==> flow/design.v <==
`timescale 1ns / 1ps
module processor(clk,rst,ld,kernel,o_img_re,o_img_addr,i_img_data,
                 o_out_we,o_out_addr,o_out_data,o_complete);
input clk,rst,ld;
input [143:0] kernel;
output o_img_re;
output [16:0] o_img_addr;
input [7:0] i_img_data;
output o_out_we;
output [15:0] o_out_addr;
output [7:0] o_out_data;
output o_complete;
wire pc_ctrl_sig;
wire [31:0] new_pc,o_pc,o_instr;
wire [36:0] WB_DATA;
wire wb_en;
wire [2:0] o_ctrl_alu;
wire o_bse,o_rd_ctrl,o_en;
wire [5:0] o_funct;
wire [4:0] o_shift_amt;
wire [31:0] o_a,o_b,o_b_ex,o_se,o_aluout_ex,o_mem_data,o_aluout_mem;
wire [4:0] o_rd,o_rd_ex,o_rd_mem;
wire [2:0] o_ctrl_mux,o_ctrl_mux_ex;
wire complete;
assign o_complete = complete;
IF    instruction_fetch(clk,rst,ld,kernel,new_pc,pc_ctrl_sig,o_pc,o_instr,complete);
ID    instruction_decode(clk,rst,ld,wb_en,WB_DATA[36:32],WB_DATA[31:0],o_pc,o_instr,o_ctrl_alu,o_bse,o_funct,o_shift_amt,o_a,o_b,o_se,o_rd,o_ctrl_mux,new_pc,pc_ctrl_sig);
EX    execute(clk,rst,ld,o_ctrl_alu,o_bse,o_funct,o_shift_amt,o_a,o_b,o_se,o_rd,o_ctrl_mux,o_ctrl_mux_ex,o_aluout_ex,o_b_ex,o_rd_ex);
ME    memory (clk,rst,ld,o_ctrl_mux_ex,o_aluout_ex,o_rd_ex,o_img_re,o_img_addr,i_img_data,o_rd_ctrl,o_en,o_mem_data,o_aluout_mem,o_rd_mem);
MW    mem_write(o_ctrl_mux_ex,o_aluout_ex,o_b_ex,complete,o_out_we,o_out_addr,o_out_data);
WB    wirte_back(o_rd_ctrl,o_en,o_mem_data,o_aluout_mem,o_rd_mem,WB_DATA,wb_en);
endmodule
`timescale 1ns / 1ps
module p_c(clk,rst,ld,run,ppc,npc);
input clk,rst,ld,run;
input [31:0] ppc;
output reg [31:0] npc;
always @(posedge clk) begin
        if(rst | ld)
            npc <= 0;
        else if(run)
            npc <= ppc;
end
endmodule
module IRAM(mul_1,mul_2,mul_3,mul_4,mul_5,mul_6,mul_7,mul_8,mul_9,pc,instr);
input [15:0] mul_1,mul_2,mul_3,mul_4,mul_5,mul_6,mul_7,mul_8,mul_9;
input [31:0] pc;
output reg [31:0] instr;
localparam AAD   = 6'b000001,
           AADI  = 6'b000010,
           MULI  = 6'b000011,
           SUBI  = 6'b000100,
           BEQ   = 6'b000101,
           JUMP  = 6'b000110,
           STORE = 6'b000111,
           LOAD  = 6'b001000,
           NOOP  = 6'b001001;
localparam REG_0  = 5'b00000,
           REG_1  = 5'b00001,
           REG_2  = 5'b00010,
           REG_3  = 5'b00011,
           REG_4  = 5'b00100,
           REG_5  = 5'b00101,
           REG_6  = 5'b00110,
           REG_7  = 5'b00111,
           REG_8  = 5'b01000,
           REG_9  = 5'b01001,
           REG_10 = 5'b01010,
           REG_11 = 5'b01011,
           REG_12 = 5'b01100,
           REG_13 = 5'b01101,
           REG_14 = 5'b01110,
           REG_15 = 5'b01111,
           REG_16 = 5'b10000,
           REG_17 = 5'b10001,
           REG_18 = 5'b10010,
           REG_19 = 5'b10011,
           REG_20 = 5'b10100,
           REG_21 = 5'b10101,
           REG_22 = 5'b10110,
           REG_23 = 5'b10111,
           REG_24 = 5'b11000,
           REG_25 = 5'b11001,
           REG_26 = 5'b11010,
           REG_27 = 5'b11011,
           REG_28 = 5'b11100,
           REG_29 = 5'b11101,
           REG_30 = 5'b11110,
           REG_31 = 5'b11111;
always @(*) begin
            instr = {NOOP,REG_0 ,REG_0 ,16'b0000_0000_0000_0000};
            case (pc[31:2])
                0 : instr = {AADI,REG_0,REG_1,16'b0000_0000_0000_0000};      
                1 : instr = {AADI,REG_0,REG_2,16'b0000_0000_0000_0000};      
                2 : instr = {AADI,REG_0,REG_3,16'b0000_0000_0000_0000};      
                3 : instr = {AADI,REG_0,REG_4,16'b0000_0000_0000_0000};      
                4 : instr = {AADI,REG_0,REG_5,16'b0000_0000_0000_0000};      
                5 : instr = {AADI,REG_0,REG_6,16'b0000_0000_0000_0000};      
                6 : instr = {AADI,REG_0,REG_7,16'b0000_0000_0000_0000};      
                7 : instr = {AADI,REG_0,REG_8,16'b0000_0000_0000_0000};      
                8 : instr = {AADI,REG_0,REG_9,16'b0000_0000_0000_0000};      
                9 : instr = {AADI,REG_0,REG_10,16'b0000_0000_0000_0000};      
               10 : instr = {AADI,REG_0,REG_25,16'b0000_0000_0000_0000};      
               11 : instr = {AADI,REG_0,REG_26,16'b0000_0001_0000_0000};      
               12 : instr = {AADI,REG_0,REG_27,16'b0000_0000_0000_0000};      
               13 : instr = {AADI,REG_0,REG_28,16'b0000_0000_0000_0000};      
               14 : instr = {AADI,REG_0,REG_29,16'b0000_0000_0000_0000};      
               15 : instr = {AADI,REG_0,REG_30,16'b0000_0000_0000_0000};      
               16 : instr = {AADI,REG_0,REG_31,16'b0000_0000_0000_0000};      
               17 : instr = {NOOP,REG_0 ,REG_0 ,16'b0000_0000_0000_0000};      
               18 : instr = {NOOP,REG_0 ,REG_0 ,16'b0000_0000_0000_0000};      
               19 : instr = {NOOP,REG_0 ,REG_0 ,16'b0000_0000_0000_0000};      
               20 : instr = {NOOP,REG_0 ,REG_0 ,16'b0000_0000_0000_0000};      
               21 : instr = {NOOP,REG_0 ,REG_0 ,16'b0000_0000_0000_0000};      
               22 : instr = {MULI,REG_30,REG_29,16'b0000_0001_0000_0010};      
               23 : instr = {NOOP,REG_0 ,REG_0 ,16'b0000_0000_0000_0000};      
               24 : instr = {NOOP,REG_0 ,REG_0 ,16'b0000_0000_0000_0000};      
               25 : instr = {NOOP,REG_0 ,REG_0 ,16'b0000_0000_0000_0000};      
               26 : instr = {NOOP,REG_0 ,REG_0 ,16'b0000_0000_0000_0000};      
               27 : instr = {NOOP,REG_0 ,REG_0 ,16'b0000_0000_0000_0000};      
               28 : instr = {AAD ,REG_29,REG_31,REG_29,5'b00000,6'b000000};    
               29 : instr = {NOOP,REG_0 ,REG_0 ,16'b0000_0000_0000_0000};      
               30 : instr = {NOOP,REG_0 ,REG_0 ,16'b0000_0000_0000_0000};      
               31 : instr = {NOOP,REG_0 ,REG_0 ,16'b0000_0000_0000_0000};      
               32 : instr = {NOOP,REG_0 ,REG_0 ,16'b0000_0000_0000_0000};      
               33 : instr = {NOOP,REG_0 ,REG_0 ,16'b0000_0000_0000_0000};      
               34 : instr = {AADI,REG_29,REG_28,16'b0000_0001_0000_0010};      
               35 : instr = {AADI,REG_29,REG_27,16'b0000_0010_0000_0100};      
               36 : instr = {LOAD,REG_29,REG_1,16'b0000_0000_0000_0000};       
               37 : instr = {LOAD,REG_29,REG_2,16'b0000_0000_0000_0001};       
               38 : instr = {LOAD,REG_29,REG_3,16'b0000_0000_0000_0010};       
               39 : instr = {LOAD,REG_28,REG_4,16'b0000_0000_0000_0000};       
               40 : instr = {LOAD,REG_28,REG_5,16'b0000_0000_0000_0001};       
               41 : instr = {LOAD,REG_28,REG_6,16'b0000_0000_0000_0010};       
               42 : instr = {LOAD,REG_27,REG_7,16'b0000_0000_0000_0000};       
               43 : instr = {LOAD,REG_27,REG_8,16'b0000_0000_0000_0001};       
               44 : instr = {LOAD,REG_27,REG_9,16'b0000_0000_0000_0010};       
               45 : instr = {MULI,REG_1 ,REG_1,mul_1};                         
               46 : instr = {MULI,REG_2 ,REG_2,mul_2};                         
               47 : instr = {MULI,REG_3 ,REG_3,mul_3};                         
               48 : instr = {MULI,REG_4 ,REG_4,mul_4};                         
               49 : instr = {MULI,REG_5 ,REG_5,mul_5};                         
               50 : instr = {MULI,REG_6 ,REG_6,mul_6};                         
               51 : instr = {MULI,REG_7 ,REG_7,mul_7};                         
               52 : instr = {MULI,REG_8 ,REG_8,mul_8};                         
               53 : instr = {MULI,REG_9 ,REG_9,mul_9};                         
               54 : instr = {AAD ,REG_1 ,REG_2 ,REG_2 ,5'b00000,6'b000000};    
               55 : instr = {AAD ,REG_3 ,REG_4 ,REG_4 ,5'b00000,6'b000000};    
               56 : instr = {AAD ,REG_5 ,REG_6 ,REG_6 ,5'b00000,6'b000000};    
               57 : instr = {AAD ,REG_7 ,REG_8 ,REG_8 ,5'b00000,6'b000000};    
               58 : instr = {NOOP,REG_0 ,REG_0 ,16'b0000_0000_0000_0000};      
               59 : instr = {AAD ,REG_2 ,REG_9 ,REG_2 ,5'b00000,6'b000000};    
               60 : instr = {AAD ,REG_4 ,REG_6 ,REG_4 ,5'b00000,6'b000000};    
               61 : instr = {NOOP,REG_0 ,REG_0 ,16'b0000_0000_0000_0000};      
               62 : instr = {NOOP,REG_0 ,REG_0 ,16'b0000_0000_0000_0000};      
               63 : instr = {NOOP,REG_0 ,REG_0 ,16'b0000_0000_0000_0000};      
               64 : instr = {AAD ,REG_2 ,REG_8 ,REG_2 ,5'b00000,6'b000000};    
               65 : instr = {NOOP,REG_0 ,REG_0 ,16'b0000_0000_0000_0000};      
               66 : instr = {NOOP,REG_0 ,REG_0 ,16'b0000_0000_0000_0000};      
               67 : instr = {NOOP,REG_0 ,REG_0 ,16'b0000_0000_0000_0000};      
               68 : instr = {NOOP,REG_0 ,REG_0 ,16'b0000_0000_0000_0000};      
               69 : instr = {AAD ,REG_4 ,REG_2 ,REG_10 ,5'b00000,6'b000000};    
               70 : instr = {AADI ,REG_31 ,REG_31,16'b0000_0000_0000_0001};    
               71 : instr = {NOOP,REG_0 ,REG_0 ,16'b0000_0000_0000_0000};      
               72 : instr = {NOOP,REG_0 ,REG_0 ,16'b0000_0000_0000_0000};      
               73 : instr = {NOOP,REG_0 ,REG_0 ,16'b0000_0000_0000_0000};      
               74 : instr = {STORE,REG_25,REG_10 ,16'b0000_0000_0000_0000};    
               75 : instr = {AADI ,REG_25 ,REG_25,16'b0000_0000_0000_0001};    
               76 : instr = {BEQ  ,REG_31 ,REG_26,16'b0000_0000_0000_0011};    
               77 : instr = {NOOP,REG_0 ,REG_0 ,16'b0000_0000_0000_0000};      
               78 : instr = {NOOP,REG_0 ,REG_0 ,16'b0000_0000_0000_0000};      
               79 : instr = {JUMP , 26'b00_0000_0000_0000_0000_0001_0101};  
               80 : instr = {NOOP,REG_0 ,REG_0 ,16'b0000_0000_0000_0000};      
               81 : instr = {AADI ,REG_0 ,REG_31 ,16'b0000_0000_0000_0000};    
               82 : instr = {AADI ,REG_30 ,REG_30,16'b0000_0000_0000_0001};    
               83 : instr = {NOOP,REG_0 ,REG_0 ,16'b0000_0000_0000_0000};      
               84 : instr = {NOOP,REG_0 ,REG_0 ,16'b0000_0000_0000_0000};      
               85 : instr = {NOOP,REG_0 ,REG_0 ,16'b0000_0000_0000_0000};      
               86 : instr = {NOOP,REG_0 ,REG_0 ,16'b0000_0000_0000_0000};      
               87 : instr = {BEQ  ,REG_30 ,REG_26,16'b0000_0000_0000_0011};    
               88 : instr = {NOOP,REG_0 ,REG_0 ,16'b0000_0000_0000_0000};      
               89 : instr = {JUMP , 26'b00_0000_0000_0000_0000_0001_0101};  
               90 : instr = {NOOP,REG_0 ,REG_0 ,16'b0000_0000_0000_0000};      
               91 : instr = {NOOP,REG_0 ,REG_0 ,16'b0000_0000_0000_0000};      
               default : instr = {NOOP,REG_0 ,REG_0 ,16'b0000_0000_0000_0000};
            endcase
end
endmodule
module inc_pc(ppc,npc);
input  [31:0] ppc;
output [31:0] npc;
assign npc = ppc + 4;
endmodule
module if_mux(c_sig,inc_pc,jump_addr,pc);
input c_sig;
input [31:0] inc_pc;
input [31:0] jump_addr;
output reg [31:0] pc;
always @(*) begin
       case(c_sig)
             0 : pc = inc_pc;
             1 : pc = jump_addr;
             default : pc = inc_pc;
       endcase
end
endmodule
module IF(clk,rst,ld,kernel,new_pc,pc_ctrl_sig,o_pc,o_instr,comp);
input clk,rst,ld;
input [143:0] kernel;
input [31:0] new_pc;
input pc_ctrl_sig;
output reg [31:0] o_pc,o_instr;
output comp;
localparam NOOP_INSTR = {6'b001001,26'b0};
wire [31:0] ppc,npc,incre_pc;
wire [31:0] instr;
reg complete;
reg run;
reg [15:0] k1,k2,k3,k4,k5,k6,k7,k8,k9;
assign comp = complete;
always @(posedge clk) begin
      if(ld) begin
          k1 <= kernel[15:0];
          k2 <= kernel[31:16];
          k3 <= kernel[47:32];
          k4 <= kernel[63:48];
          k5 <= kernel[79:64];
          k6 <= kernel[95:80];
          k7 <= kernel[111:96];
          k8 <= kernel[127:112];
          k9 <= kernel[143:128];
      end
end
wire at_end = (npc[31:2] == 92);
always @(posedge clk) begin
      if(rst) begin
          run <= 0;
          complete <= 0;
      end
      else if(ld) begin
          run <= 1;
          complete <= 0;
      end
      else if(run & at_end) begin
          run <= 0;
          complete <= 1;
      end
end
p_c    pc(clk,rst,ld,run & ~at_end,ppc,npc);
IRAM   iram(k1,k2,k3,k4,k5,k6,k7,k8,k9,npc,instr);
inc_pc increment_pc(npc,incre_pc);
if_mux IF_mucx(pc_ctrl_sig,incre_pc,new_pc,ppc);
always @(posedge clk) begin
      if(rst | ld) begin
          o_pc <= 0;
          o_instr <= NOOP_INSTR;
      end
      else begin
          o_pc <= incre_pc;
          o_instr <= (run & ~at_end) ? instr : NOOP_INSTR;
      end
end
endmodule
`timescale 1ns / 1ps
module control_unit(opcode,c_sig);
input [5:0] opcode;
output reg [10:0]c_sig;
always @(*) begin
       case(opcode)
           1 : c_sig = 11'b0_0_0_0_0_000_0_0_1;  
           2 : c_sig = 11'b0_1_0_0_1_001_0_0_1;  
           3 : c_sig = 11'b0_1_0_0_1_010_0_0_1;  
           4 : c_sig = 11'b0_1_0_0_1_011_0_0_1;  
           5 : c_sig = 11'b1_0_1_0_0_111_0_0_0;  
           6 : c_sig = 11'b1_0_0_1_0_111_0_0_0;  
           7 : c_sig = 11'b0_1_0_0_1_001_0_1_0;  
           8 : c_sig = 11'b0_1_0_0_1_001_1_0_1;  
           default : c_sig = 11'b0_0_0_0_0_111_0_0_0;  
       endcase
end
endmodule
module sign_extend(in_1,out);
input [15:0] in_1;
output reg [31:0] out;
wire s_bit = in_1[15];
always @(*) begin
       out = {s_bit,{16{1'b0}},in_1[14:0]};
end
endmodule
module branch_npc_add(in_1,in_2,out);
input [31:0] in_1,in_2;
output reg [31:0] out;
always @(*) begin
     if(in_1[31] == in_2[31]) begin
           out[30:0] =   in_1[30:0] + in_2[30:0];
           out[31] = in_1[31];
     end
     else begin
          if(in_1[30:0] > in_2[30:0]) begin
                out[30:0] =   in_1[30:0] - in_2[30:0];
                out[31] = in_1[31];
          end
          else begin
                out[30:0] =   in_2[30:0] - in_1[30:0];
                out[31] = in_2[31];
          end
     end
end
endmodule
module regbank(clk,rs,rt,we,rd,i_data,a,b,comp_sig);
input clk;
input [4:0] rs,rt,rd;
input we;
input [31:0] i_data;
output reg [31:0] a,b;
output comp_sig;
reg [31:0] regs [0:31];
function exists;
input [4:0] n;
begin
      exists = (n >= 1 && n <= 10) || (n >= 25);
end
endfunction
always @(posedge clk) begin
      if(we && exists(rd))
            regs[rd] <= i_data;
end
always @(*) begin
      if(!exists(rs))
            a = 0;
      else if(we && rd == rs)
            a = i_data;
      else
            a = regs[rs];
      if(!exists(rt))
            b = 0;
      else if(we && rd == rt)
            b = i_data;
      else
            b = regs[rt];
end
assign comp_sig = (a == b);
endmodule
module ID(clk,rst,ld,i_we,i_rd,wb,i_pc,i_instr,o_ctrl_alu,o_bse,o_funct,o_shift_amt,o_a,o_b,o_se,o_rd,o_ctrl_mux,new_pc,pc_ctrl_sig);
input clk,rst,ld;
input i_we;
input [4:0]  i_rd;
input [31:0] wb;
input [31:0] i_pc,i_instr;
output reg [2:0] o_ctrl_alu;
output reg o_bse;
output reg [5:0] o_funct;
output reg [4:0] o_shift_amt;
output reg [31:0] o_a,o_b,o_se;
output reg [4:0] o_rd;
output reg [2:0] o_ctrl_mux;
output [31:0] new_pc;
output pc_ctrl_sig;
wire [10:0] c_sig;
wire [31:0] a,b,se,npc_se,npc_branch;
wire [4:0] rd;
wire comp_sig;
control_unit      cu(i_instr[31:26],c_sig);
regbank           reg_bank(clk,i_instr[25:21],i_instr[20:16],i_we,i_rd,wb,a,b,comp_sig);
sign_extend       sig_ext(i_instr[15:0],se);
assign rd = c_sig[9] ?  i_instr[20:16] : i_instr[15:11];
branch_npc_add bna({i_instr[15],{14{1'b0}},i_instr[14:0],2'b00},i_pc[31:0],npc_se);
assign npc_branch = (c_sig[8]&comp_sig) ? npc_se : i_pc[31:0];
assign new_pc = c_sig[7] ? {i_pc[31:28],i_instr[25:0],2'b00} : npc_branch;
assign pc_ctrl_sig = c_sig[10];
always @(posedge clk) begin
    o_ctrl_alu <= c_sig[5:3];
    o_bse <= c_sig[6];
    o_funct <= i_instr[5:0];
    o_shift_amt <= i_instr[10:6];
    o_a <= a;
    o_b <= b;
    o_se <= se;
    o_rd <= rd;
    if(rst | ld)
        o_ctrl_mux <= 3'b000;
    else
        o_ctrl_mux <= {c_sig[2],c_sig[1],c_sig[0]};
end
endmodule
`timescale 1ns / 1ps
module ctrl_alu(c_sig,i_func,i_shift_amt,func,shift_amt);
input [2:0]c_sig;
input [5:0] i_func;
input [4:0] i_shift_amt;
output reg [5:0] func;
output reg [4:0] shift_amt;
always @(*) begin
     shift_amt = i_shift_amt;
     case(c_sig)
          0 : func = i_func;       
          1 : func = 6'b0;         
          2 : func = 6'b000011;    
          3 : func = 6'b000001;    
          default : func = 6'b0;
     endcase
end
endmodule
module alu(func,shiftamt,a,b,o_data);
input [5:0] func;
input [4:0] shiftamt;
input [31:0] a,b;
output reg [31:0] o_data;
always @(*) begin
              o_data = 0;
              case(func)
                   0 : begin
                        if(a[31] == b[31]) begin
                             o_data[30:0] =   a[30:0] + b[30:0];
                             o_data[31] = a[31];
                        end
                       else begin
                            if(a[30:0] > b[30:0]) begin
                                  o_data[30:0] =   a[30:0] - b[30:0];
                                  o_data[31] =     a[31];
                            end
                       else begin
                                  o_data[30:0] =   b[30:0] - a[30:0];
                                  o_data[31] = b[31];
                       end
                  end
                   end
                   1 : o_data = a - b;
                   3 : begin
                         o_data[31]  = a[31]^b[31];
                         o_data[30:0]= a[30:0] * b[30:0];
                   end
                   4 : o_data = b >> shiftamt;
                   5 : o_data = b << shiftamt;
                   6 : o_data = a >> shiftamt;
                   7 : o_data = a << shiftamt;
                   default : o_data = 0;
              endcase
end
endmodule
module EX(clk,rst,ld,i_c_sig,i_bse,i_funct,i_shift_amt,i_a,i_b,i_se,i_rd,i_ctrl_mux,o_ctrl_mux,o_aluout,o_b,o_rd);
input clk,rst,ld;
input [2:0] i_c_sig;
input i_bse;
input [5:0] i_funct;
input [4:0] i_shift_amt;
input [31:0] i_a,i_b,i_se;
input [4:0] i_rd;
input [2:0] i_ctrl_mux;
output reg [2:0]  o_ctrl_mux;
output reg [31:0] o_aluout,o_b;
output reg [4:0]  o_rd;
wire [5:0] func;
wire [4:0] shift_amt;
wire [31:0] b_se,aluout;
ctrl_alu control_alu(i_c_sig,i_funct,i_shift_amt,func,shift_amt);
alu      ALU(func,shift_amt,i_a,b_se,aluout);
assign b_se = i_bse ? i_se : i_b;
always @(posedge clk) begin
      o_aluout   <= aluout;
      o_b        <= i_b;
      o_rd       <= i_rd;
      if(rst | ld)
            o_ctrl_mux <= 3'b000;
      else
            o_ctrl_mux <= i_ctrl_mux;
end
endmodule
`timescale 1ns / 1ps
module ME(clk,rst,ld,i_ctrl_mux_ex,i_aluout_ex,i_rd_ex,o_img_re,o_img_addr,i_img_data,o_rd_ctrl,o_en,o_mem_data,o_aluout_mem,o_rd_mem);
input clk,rst,ld;
input [2:0]  i_ctrl_mux_ex;
input [31:0] i_aluout_ex;
input [4:0]  i_rd_ex;
output o_img_re;
output [16:0] o_img_addr;
input [7:0] i_img_data;
output reg o_rd_ctrl,o_en;
output reg [31:0] o_mem_data,o_aluout_mem;
output reg [4:0] o_rd_mem;
assign o_img_re   = (i_ctrl_mux_ex[2:1] == 2);
assign o_img_addr = i_aluout_ex[16:0];
always @(posedge clk) begin
       o_rd_ctrl <= i_ctrl_mux_ex[2];
       if(rst | ld)
             o_en <= 1'b0;
       else
             o_en <= i_ctrl_mux_ex[0];
       o_mem_data <= {24'b0,i_img_data};
       o_aluout_mem <= i_aluout_ex;
       o_rd_mem <= i_rd_ex;
end
endmodule
module MW(i_ctrl_mux_ex,i_aluout_ex,i_b_ex,complete,o_we,o_addr,o_data);
input [2:0]  i_ctrl_mux_ex;
input [31:0] i_aluout_ex,i_b_ex;
input complete;
output o_we;
output [15:0] o_addr;
output reg [7:0] o_data;
assign o_we   = (i_ctrl_mux_ex[2:1] == 1) & ~complete;
assign o_addr = i_aluout_ex[15:0];
always @(*) begin
          if(i_b_ex[31] == 1)
              o_data = 8'b00000000;
          else if(i_b_ex >= 255)
              o_data = 8'b11111111;
          else
              o_data = i_b_ex[7:0];
end
endmodule
`timescale 1ns / 1ps
module WB(i_rd_ctrl,i_en,i_mem_data,i_aluout_mem,i_rd_mem,WB_DATA,o_we);
input i_rd_ctrl,i_en;
input [31:0] i_mem_data,i_aluout_mem;
input [4:0] i_rd_mem;
output [36:0] WB_DATA;
output o_we;
wire [31:0] data = i_rd_ctrl ? i_mem_data : i_aluout_mem;
assign WB_DATA = {i_rd_mem,data};
assign o_we = i_en;
endmodule
# Reports on processor
# Tool output for the design above before and after an edit, in the order of the flow.
# Lines under "orig" count in the file above, lines under "edited" in the edited file.
# "change": "edited" minus "orig" as printed here. "rel_change_pct": 100 x difference / "orig".
# Not given: -
[setup]
top = "processor"
clk_port = "clk"
lib = "sky130hd"
pvt_corner = "tt_025C_1v80"

# Diff
# The edit as a unified diff against the file above.
# The edit is scripted: it alters the design's behaviour and was not made to optimise anything.
# begin of diff
@@ -1,7 +1,7 @@
 `timescale 1ns / 1ps
-module processor(clk,rst,ld,kernel,o_img_re,o_img_addr,i_img_data,
+module processor(clk,rst,ld,kernel_pin,o_img_re,o_img_addr,i_img_data,
                  o_out_we,o_out_addr,o_out_data,o_complete);
 input clk,rst,ld;
-input [143:0] kernel;
+input [143:0] kernel_pin;
 output o_img_re;
 output [16:0] o_img_addr;
@@ -11,4 +11,6 @@
 output [7:0] o_out_data;
 output o_complete;
+reg [143:0] kernel;
+always @(posedge clk) kernel <= kernel_pin;
 wire pc_ctrl_sig;
 wire [31:0] new_pc,o_pc,o_instr;
# end of diff

# After elaboration
# Yosys after proc, flatten, opt, wreduce and memory -nomap, before mapping. Print and check cells are not counted. Equal cells are merged and count once.
# Yosys's memory passes give these memory sizes; they may raise the number of words (mostly to a power of two), join words into wider ones and drop unused or constant bits.
[word_totals]
columns = ["item", "orig", "edited", "change", "rel_change_pct"]
rows = [
  ["clocked_rd_ports_x_width", 75, 75, 0, 0.00],
  ["n_memories", 2, 2, 0, 0.00],
  ["mem_bits_ro", 176, 176, 0, 0.00],
  ["ff_bits", 464, 608, 144, 31.03],
  ["wordCells", 193, 194, 1, 0.52],
  ["out_inout_bits", 44, 44, 0, 0.00],
  ["ramBits", 1024, 1024, 0, 0.00],
]
[op_classes]
columns = ["item", "orig", "edited", "change", "rel_change_pct"]
rows = [
  ["n_shift", 4, 4, 0, 0.00],
  ["n_logic", 11, 11, 0, 0.00],
  ["n_cmp", 12, 12, 0, 0.00],
  ["n_mux", 33, 33, 0, 0.00],
  ["equal", 71, 71, 0, 0.00],
  ["reduce_and_logical", 19, 19, 0, 0.00],
  ["multipliers", 1, 1, 0, 0.00],
  ["n_addsub", 8, 8, 0, 0.00],
]
[memory_table]
columns = ["item", "orig", "edited"]
rows = [
  ["mem_shapes", "instruction_decode.reg_bank.regs 32x32 r2 w1; 16x11 r1 w0", "instruction_decode.reg_bank.regs 32x32 r2 w1; 16x11 r1 w0"],
]
[op_table]
columns = ["operator", "orig", "edited", "change", "rel_change_pct"]
rows = [
  ["30-bit by 6-bit equality test with 1-bit output (second input constant)", 26, 26, 0, 0.00],
  ["30-bit by 7-bit equality test with 1-bit output (second input constant)", 12, 12, 0, 0.00],
  ["32-bit 2-to-1 mux", 9, 9, 0, 0.00],
  ["30-bit by 4-bit equality test with 1-bit output (second input constant)", 8, 8, 0, 0.00],
  ["1-bit 2-to-1 mux", 7, 7, 0, 0.00],
  ["1-bit logical AND", 6, 6, 0, 0.00],
  ["1-bit NOT", 5, 5, 0, 0.00],
  ["2-bit OR reduction", 5, 5, 0, 0.00],
  ["1-bit AND", 4, 4, 0, 0.00],
  ["30-bit by 3-bit equality test with 1-bit output (second input constant)", 4, 4, 0, 0.00],
  ["6-bit by 3-bit equality test with 1-bit output (second input constant)", 4, 4, 0, 0.00],
  ["31-bit 2-to-1 mux", 4, 4, 0, 0.00],
  ["5-bit 2-to-1 mux", 4, 4, 0, 0.00],
  ["30-bit by 5-bit equality test with 1-bit output (second input constant)", 3, 3, 0, 0.00],
  ["5-bit by 1-bit >= comparator with 1-bit output (second input constant)", 3, 3, 0, 0.00],
  ["5-bit >= comparator (second input constant)", 3, 3, 0, 0.00],
  ["5-bit by 4-bit <= comparator with 1-bit output (second input constant)", 3, 3, 0, 0.00],
  ["1-bit logical OR", 3, 3, 0, 0.00],
  ["1-bit equality test", 2, 2, 0, 0.00],
  ["3-bit by 2-bit equality test with 1-bit output (second input constant)", 2, 2, 0, 0.00],
  ["30-bit by 2-bit equality test with 1-bit output (second input constant)", 2, 2, 0, 0.00],
  ["5-bit equality test", 2, 2, 0, 0.00],
  ["8-bit 2-to-1 mux", 2, 2, 0, 0.00],
  ["32-bit by 5-bit << shifter with 32-bit output", 2, 2, 0, 0.00],
  ["32-bit by 5-bit >> shifter with 32-bit output", 2, 2, 0, 0.00],
  ["31-bit subtractor", 2, 2, 0, 0.00],
  ["17-bit by 31-bit adder with 31-bit output", 1, 1, 0, 0.00],
  ["31-bit adder", 1, 1, 0, 0.00],
]
# Not every row of either side is listed.

# Longest topological paths
# Longest topological path by Yosys (ltp), each cell counted once; first at word level (registers and memories cut), then after technology mapping (sequential cells cut; the memories' decode and read muxes count).
[logic_depth]
columns = ["item", "orig", "edited", "change", "rel_change_pct"]
rows = [
  ["depth_word", 9, 9, 0, 0.00],
  ["ABC_AREA", "0", "0", "-", "-"],
  ["ltp_mapped", 30, 31, 1, 3.33],
  ["depth_no_buf", 27, 27, 0, 0.00],
]

# After synthesis
# Yosys stat after the flow's synthesis: flattened, memories mapped to cells. It holds for the ABC_AREA given above (unset counts as 0); a run with the other value may have another netlist.
[mapped]
columns = ["item", "orig", "edited", "change", "rel_change_pct"]
rows = [
  ["buf_cells", 507, 500, -7, -1.38],
  ["mapped_area_um2", 89285.6, 91838.1, 2552.5, 2.86],
  ["ffs", 1457, 1617, 160, 10.98],
  ["cell_count", 7279, 7365, 86, 1.18],
  ["seq_area_um2", 40619.0, 43982.2, 3363.2, 8.28],
]
[types]
columns = ["cell", "orig", "edited", "change", "rel_change_pct"]
rows = [
  ["sky130_fd_sc_hd__dfxtp_1", 313, 457, 144, 46.01],
  ["sky130_fd_sc_hd__a21oi_1", 286, 336, 50, 17.48],
  ["sky130_fd_sc_hd__mux2i_1", 366, 410, 44, 12.02],
  ["sky130_fd_sc_hd__mux4_2", 457, 428, -29, -6.35],
  ["sky130_fd_sc_hd__nand2_1", 546, 521, -25, -4.58],
  ["sky130_fd_sc_hd__nor2b_1", 97, 74, -23, -23.71],
  ["sky130_fd_sc_hd__a32o_1", 25, 2, -23, -92.00],
  ["sky130_fd_sc_hd__a222oi_1", 13, 33, 20, 153.85],
  ["sky130_fd_sc_hd__a32oi_1", 23, 4, -19, -82.61],
  ["sky130_fd_sc_hd__a211oi_1", 68, 51, -17, -25.00],
  ["sky130_fd_sc_hd__edfxtp_1", 1144, 1160, 16, 1.40],
  ["sky130_fd_sc_hd__a21o_1", 60, 47, -13, -21.67],
  ["sky130_fd_sc_hd__buf_4", 74, 62, -12, -16.22],
  ["sky130_fd_sc_hd__a31oi_1", 55, 66, 11, 20.00],
  ["sky130_fd_sc_hd__a2111oi_0", 22, 11, -11, -50.00],
  ["sky130_fd_sc_hd__xor2_1", 47, 56, 9, 19.15],
  ["sky130_fd_sc_hd__o221ai_1", 33, 24, -9, -27.27],
  ["sky130_fd_sc_hd__a22o_1", 23, 32, 9, 39.13],
]
# Not every row of either side is listed.
# The figures by module come from a second, unflattened synthesis with its own total; it is not the netlist above.
[hier_totals]
columns = ["item", "orig", "edited", "change", "rel_change_pct"]
rows = [
  ["cells_unflattened", 7813, 7957, 144, 1.84],
  ["hier_area_um2", 95689.3, 98573.3, 2884.0, 3.01],
]
# Rows give one instance, submodules left out.
[by_module_orig]
columns = ["module", "cells", "seq_area_um2", "n_inst", "mod_area_um2"]
rows = [
  ["regbank", 2539, 30749.5, 1, 47789.6],
  ["alu", 2963, 0.0, 1, 23545.1],
  ["IF", 300, 5645.4, 1, 6238.5],
  ["branch_npc_add", 762, 0.0, 1, 5084.9],
  ["ID", 263, 2382.3, 1, 3453.3],
  ["IRAM", 393, 0.0, 1, 2537.4],
  ["EX", 111, 1441.4, 1, 2008.2],
  ["ME", 91, 940.9, 1, 1271.2],
  ["p_c", 105, 640.6, 1, 1156.1],
  ["WB", 42, 0.0, 1, 589.3],
  ["inc_pc", 83, 0.0, 1, 580.6],
  ["if_mux", 36, 0.0, 1, 544.3],
  ["MW", 45, 0.0, 1, 305.3],
  ["control_unit", 32, 0.0, 1, 245.2],
]
# orig: Modules not listed: 3.
[by_module_edited]
columns = ["module", "cells", "seq_area_um2", "n_inst", "mod_area_um2"]
rows = [
  ["regbank", 2539, 30749.5, 1, 47790.8],
  ["alu", 2963, 0.0, 1, 23545.1],
  ["IF", 300, 5645.4, 1, 6238.5],
  ["branch_npc_add", 762, 0.0, 1, 5084.9],
  ["ID", 263, 2382.3, 1, 3453.3],
  ["processor", 144, 2882.8, 1, 2882.8],
  ["IRAM", 393, 0.0, 1, 2537.4],
  ["EX", 111, 1441.4, 1, 2008.2],
  ["ME", 91, 940.9, 1, 1271.2],
  ["p_c", 105, 640.6, 1, 1156.1],
  ["WB", 42, 0.0, 1, 589.3],
  ["inc_pc", 83, 0.0, 1, 580.6],
  ["if_mux", 36, 0.0, 1, 544.3],
  ["MW", 45, 0.0, 1, 305.3],
]
# edited: Modules not listed: 3.

# Worst setup path after synthesis
# Source: OpenSTA report_checks on the synthesized netlist (no wires, ideal clock, input and output delay 20% of the period each), path of least setup slack; recovery checks are left aside. Register names are those of the netlist, which keeps one name where synthesis merged equal registers.
[synth_timing]
columns = ["item", "orig", "edited", "change", "rel_change_pct"]
rows = [
  ["path_kind", "reg2reg", "reg2reg", "-", "-"],
  ["start", "reg instruction_decode.o_bse", "reg instruction_decode.o_bse", "-", "-"],
  ["end", "reg execute.o_aluout[30]", "reg execute.o_aluout[30]", "-", "-"],
  ["required_time_ps", 10859, 10860, 1, 0.01],
  ["delay_ps", 7798, 8136, 338, 4.33],
  ["stages", 30, 29, -1, -3.33],
  ["clock_period_ps", 11000, 11000, 0, 0.00],
  ["path_slack_ps", 3202, 2864, -338, "-"],
  ["arrival_ps", 7657, 7996, 339, 4.43],
  ["synth_period_reached_ps", 7798, 8136, 338, 4.33],
]
# "delay_ps" = arrival - input delay + setup time.
# "stages": output pins that drive a net of the path, with the launching flip-flop's if there is one; two outputs of one cell count as two.
# "synth_period_reached_ps" is the clock period less the worst setup slack; recovery checks do not enter. This is arithmetic on one report: input and output delays are still those of the set period (20% each).
# The rows between start and end are the longest chain of elaborated cells between them; the timing report does not say that the signal goes this way. Where chains are equally long, one stands for them.
# Each line given opens the expression or statement behind the cell; cells for indexed reads and writes are added by Yosys, which also makes memories of some case tables.
[synth_between_orig]
cell_sequence = "sky130_fd_sc_hd__dfxtp_1 > sky130_fd_sc_hd__buf_1 > sky130_fd_sc_hd__mux2_2 > sky130_fd_sc_hd__clkbuf_1 > sky130_fd_sc_hd__buf_1 > sky130_fd_sc_hd__ha_1 > sky130_fd_sc_hd__inv_1 > sky130_fd_sc_hd__fa_1 > sky130_fd_sc_hd__inv_1 > sky130_fd_sc_hd__fa_1 > sky130_fd_sc_hd__fa_1 > sky130_fd_sc_hd__inv_1 > sky130_fd_sc_hd__fa_1 > sky130_fd_sc_hd__inv_1 > sky130_fd_sc_hd__fa_1 > sky130_fd_sc_hd__inv_1 > sky130_fd_sc_hd__fa_1 > sky130_fd_sc_hd__inv_1 > sky130_fd_sc_hd__fa_1 > sky130_fd_sc_hd__fa_1 > sky130_fd_sc_hd__ha_1 > sky130_fd_sc_hd__a21o_1 > sky130_fd_sc_hd__a21o_1 > sky130_fd_sc_hd__a21oi_1 > sky130_fd_sc_hd__nor3b_1 > sky130_fd_sc_hd__a211oi_1 > sky130_fd_sc_hd__nand2b_1 > sky130_fd_sc_hd__a221oi_1 > sky130_fd_sc_hd__xnor2_1 > sky130_fd_sc_hd__o221ai_1"
elab_chain_len = 5
cells_between = 13
cone_lines = 11
[synth_lines_orig]
columns = ["item", "line_no", "source"]
rows = [
  ["start: declaration", 351, "output reg o_bse;"],
  ["start: assignment", 373, "o_bse <= c_sig[6];"],
  ["32-bit 2-to-1 mux", 458, "assign b_se = i_bse ? i_se : i_b;"],
  ["31-bit subtractor", 423, "o_data[30:0] =   b[30:0] - a[30:0];"],
  ["31-bit 2-to-1 mux", 418, "if(a[30:0] > b[30:0]) begin"],
  ["31-bit 2-to-1 mux", 413, "if(a[31] == b[31]) begin"],
  ["31-bit case mux with 7-bit select", 411, "case(func)"],
  ["end: assignment", 460, "o_aluout   <= aluout;"],
  ["end: declaration", 451, "output reg [31:0] o_aluout,o_b;"],
]
[synth_between_edited]
cell_sequence = "sky130_fd_sc_hd__dfxtp_1 > sky130_fd_sc_hd__clkbuf_1 > sky130_fd_sc_hd__clkbuf_1 > sky130_fd_sc_hd__mux2_2 > sky130_fd_sc_hd__clkbuf_1 > sky130_fd_sc_hd__clkbuf_1 > sky130_fd_sc_hd__ha_1 > sky130_fd_sc_hd__inv_1 > sky130_fd_sc_hd__fa_1 > sky130_fd_sc_hd__inv_1 > sky130_fd_sc_hd__fa_1 > sky130_fd_sc_hd__fa_1 > sky130_fd_sc_hd__inv_1 > sky130_fd_sc_hd__fa_1 > sky130_fd_sc_hd__inv_1 > sky130_fd_sc_hd__fa_1 > sky130_fd_sc_hd__ha_1 > sky130_fd_sc_hd__fa_1 > sky130_fd_sc_hd__fa_1 > sky130_fd_sc_hd__ha_1 > sky130_fd_sc_hd__and3_1 > sky130_fd_sc_hd__a2111oi_0 > sky130_fd_sc_hd__o21bai_1 > sky130_fd_sc_hd__a221o_1 > sky130_fd_sc_hd__a41oi_1 > sky130_fd_sc_hd__o311ai_0 > sky130_fd_sc_hd__o41ai_1 > sky130_fd_sc_hd__xnor2_1 > sky130_fd_sc_hd__o221ai_1"
elab_chain_len = 5
cells_between = 13
cone_lines = 11
[synth_lines_edited]
columns = ["item", "line_no", "source"]
rows = [
  ["start: declaration", 353, "output reg o_bse;"],
  ["start: assignment", 375, "o_bse <= c_sig[6];"],
  ["32-bit 2-to-1 mux", 460, "assign b_se = i_bse ? i_se : i_b;"],
  ["31-bit subtractor", 425, "o_data[30:0] =   b[30:0] - a[30:0];"],
  ["31-bit 2-to-1 mux", 420, "if(a[30:0] > b[30:0]) begin"],
  ["31-bit 2-to-1 mux", 415, "if(a[31] == b[31]) begin"],
  ["31-bit case mux with 7-bit select", 413, "case(func)"],
  ["end: assignment", 462, "o_aluout   <= aluout;"],
  ["end: declaration", 453, "output reg [31:0] o_aluout,o_b;"],
]

# Timing after layout
# Path of least setup slack in the final report of each run of pair 1 (OpenROAD, finished layout, wires in). Where an end is a register, its clock arrival counts in the times.
# The path's times are printed in steps of 10 ps; the period is the one set.
[layout_timing]
columns = ["item", "orig", "edited", "change", "rel_change_pct"]
rows = [
  ["path_kind", "reg2reg", "reg2reg", "-", "-"],
  ["start", "reg instruction_decode.o_bse", "reg instruction_decode.o_bse", "-", "-"],
  ["end", "reg execute.o_aluout[30]", "reg execute.o_aluout[30]", "-", "-"],
  ["clock_period_ps", 9180, 9180, 0, 0.00],
  ["arrival_ps", 9310, 9170, -140, -1.50],
  ["path_slack_ps", 490, 720, 230, "-"],
  ["stages", 28, 27, -1, -3.57],
  ["required_time_ps", 9800, 9890, 90, 0.92],
]
# The rows between start and end are the longest chain of elaborated cells between them; the timing report does not say that the signal goes this way. Where chains are equally long, one stands for them.
[layout_between_orig]
cell_sequence = "sky130_fd_sc_hd__dfxtp_2 > sky130_fd_sc_hd__buf_4 > sky130_fd_sc_hd__mux2i_2 > sky130_fd_sc_hd__buf_4 > sky130_fd_sc_hd__clkinv_1 > sky130_fd_sc_hd__ha_1 > sky130_fd_sc_hd__fa_1 > sky130_fd_sc_hd__inv_1 > sky130_fd_sc_hd__fa_1 > sky130_fd_sc_hd__inv_1 > sky130_fd_sc_hd__fa_1 > sky130_fd_sc_hd__inv_1 > sky130_fd_sc_hd__fa_1 > sky130_fd_sc_hd__inv_1 > sky130_fd_sc_hd__fa_1 > sky130_fd_sc_hd__fa_1 > sky130_fd_sc_hd__fa_1 > sky130_fd_sc_hd__fa_1 > sky130_fd_sc_hd__ha_1 > sky130_fd_sc_hd__nand2_1 > sky130_fd_sc_hd__nor2_1 > sky130_fd_sc_hd__o21ai_0 > sky130_fd_sc_hd__buf_4 > sky130_fd_sc_hd__a211oi_1 > sky130_fd_sc_hd__nand2b_1 > sky130_fd_sc_hd__a221oi_1 > sky130_fd_sc_hd__xnor2_1 > sky130_fd_sc_hd__o221ai_1"
elab_chain_len = 5
cells_between = 13
cone_lines = 11
[layout_lines_orig]
columns = ["item", "line_no", "source"]
rows = [
  ["start: declaration", 351, "output reg o_bse;"],
  ["start: assignment", 373, "o_bse <= c_sig[6];"],
  ["32-bit 2-to-1 mux", 458, "assign b_se = i_bse ? i_se : i_b;"],
  ["31-bit subtractor", 423, "o_data[30:0] =   b[30:0] - a[30:0];"],
  ["31-bit 2-to-1 mux", 418, "if(a[30:0] > b[30:0]) begin"],
  ["31-bit 2-to-1 mux", 413, "if(a[31] == b[31]) begin"],
  ["31-bit case mux with 7-bit select", 411, "case(func)"],
  ["end: assignment", 460, "o_aluout   <= aluout;"],
  ["end: declaration", 451, "output reg [31:0] o_aluout,o_b;"],
]
[layout_between_edited]
cell_sequence = "sky130_fd_sc_hd__dfxtp_2 > sky130_fd_sc_hd__mux2_2 > sky130_fd_sc_hd__ha_1 > sky130_fd_sc_hd__inv_1 > sky130_fd_sc_hd__fa_1 > sky130_fd_sc_hd__inv_1 > sky130_fd_sc_hd__fa_1 > sky130_fd_sc_hd__fa_1 > sky130_fd_sc_hd__inv_1 > sky130_fd_sc_hd__fa_1 > sky130_fd_sc_hd__inv_1 > sky130_fd_sc_hd__fa_1 > sky130_fd_sc_hd__ha_1 > sky130_fd_sc_hd__fa_1 > sky130_fd_sc_hd__fa_1 > sky130_fd_sc_hd__ha_1 > sky130_fd_sc_hd__and3_1 > sky130_fd_sc_hd__a2111oi_0 > sky130_fd_sc_hd__buf_4 > sky130_fd_sc_hd__o21bai_1 > sky130_fd_sc_hd__a221o_1 > sky130_fd_sc_hd__a41oi_1 > sky130_fd_sc_hd__buf_4 > sky130_fd_sc_hd__o311ai_0 > sky130_fd_sc_hd__o41ai_1 > sky130_fd_sc_hd__xnor2_1 > sky130_fd_sc_hd__o221ai_1"
elab_chain_len = 5
cells_between = 13
cone_lines = 11
[layout_lines_edited]
columns = ["item", "line_no", "source"]
rows = [
  ["start: declaration", 353, "output reg o_bse;"],
  ["start: assignment", 375, "o_bse <= c_sig[6];"],
  ["32-bit 2-to-1 mux", 460, "assign b_se = i_bse ? i_se : i_b;"],
  ["31-bit subtractor", 425, "o_data[30:0] =   b[30:0] - a[30:0];"],
  ["31-bit 2-to-1 mux", 420, "if(a[30:0] > b[30:0]) begin"],
  ["31-bit 2-to-1 mux", 415, "if(a[31] == b[31]) begin"],
  ["31-bit case mux with 7-bit select", 413, "case(func)"],
  ["end: assignment", 462, "o_aluout   <= aluout;"],
  ["end: declaration", 453, "output reg [31:0] o_aluout,o_b;"],
]

# Layout results
# Runs of the flow (Yosys, OpenROAD) on both versions; the two runs of a pair have the same settings. The constraints put input and output delay at 20% of the set period each and load the outputs with 0.01 pF.
[settings_pair_1]
CORE_UTILIZATION = 40
period_ns = 9.18
CAP_MARGIN = 20
CORE_MARGIN = 2
SLEW_MARGIN = 20
[results_pair_1]
columns = ["item", "orig", "edited", "change", "rel_change_pct"]
rows = [
  ["fin_ws_ps", 495, 717, 222, "-"],
  ["die_footprint_um2", 227009.0, 233444.0, 6435.0, 2.83],
  ["synth_chip_area_um2", 89285.6, 91838.1, 2552.5, 2.86],
  ["util_pct", 45.9, 46.3, 0.4, "-"],
  ["timing.achieved_period_ps", 8685, 8463, -222, -2.56],
  ["timing.hold.ws_ps", 322, 329, 7, "-"],
]
[settings_pair_2]
CELL_PAD_IN_SITES_DETAIL_PLACEMENT = 0
CELL_PAD_IN_SITES_GLOBAL_PLACEMENT = 1
CORE_MARGIN = 6
CORE_UTILIZATION = 50
CTS_CLUSTER_SIZE = 46
PLACE_DENSITY_LB_ADDON = 0.27
SLEW_MARGIN = 35
period_ns = 11.1
CAP_MARGIN = 20
[results_pair_2]
columns = ["item", "orig", "edited", "change", "rel_change_pct"]
rows = [
  ["fin_ws_ps", 2377, 1928, -449, "-"],
  ["die_footprint_um2", 188855.0, 194106.0, 5251.0, 2.78],
  ["synth_chip_area_um2", 89285.6, 91838.1, 2552.5, 2.86],
  ["util_pct", 56.8, 57.3, 0.5, "-"],
  ["timing.achieved_period_ps", 8723, 9172, 449, 5.15],
  ["timing.hold.ws_ps", 328, 330, 2, "-"],
]
# "timing.achieved_period_ps" means the clock period less the worst setup slack. The figure is calculated, with input and output delays left at 20% of the set period.
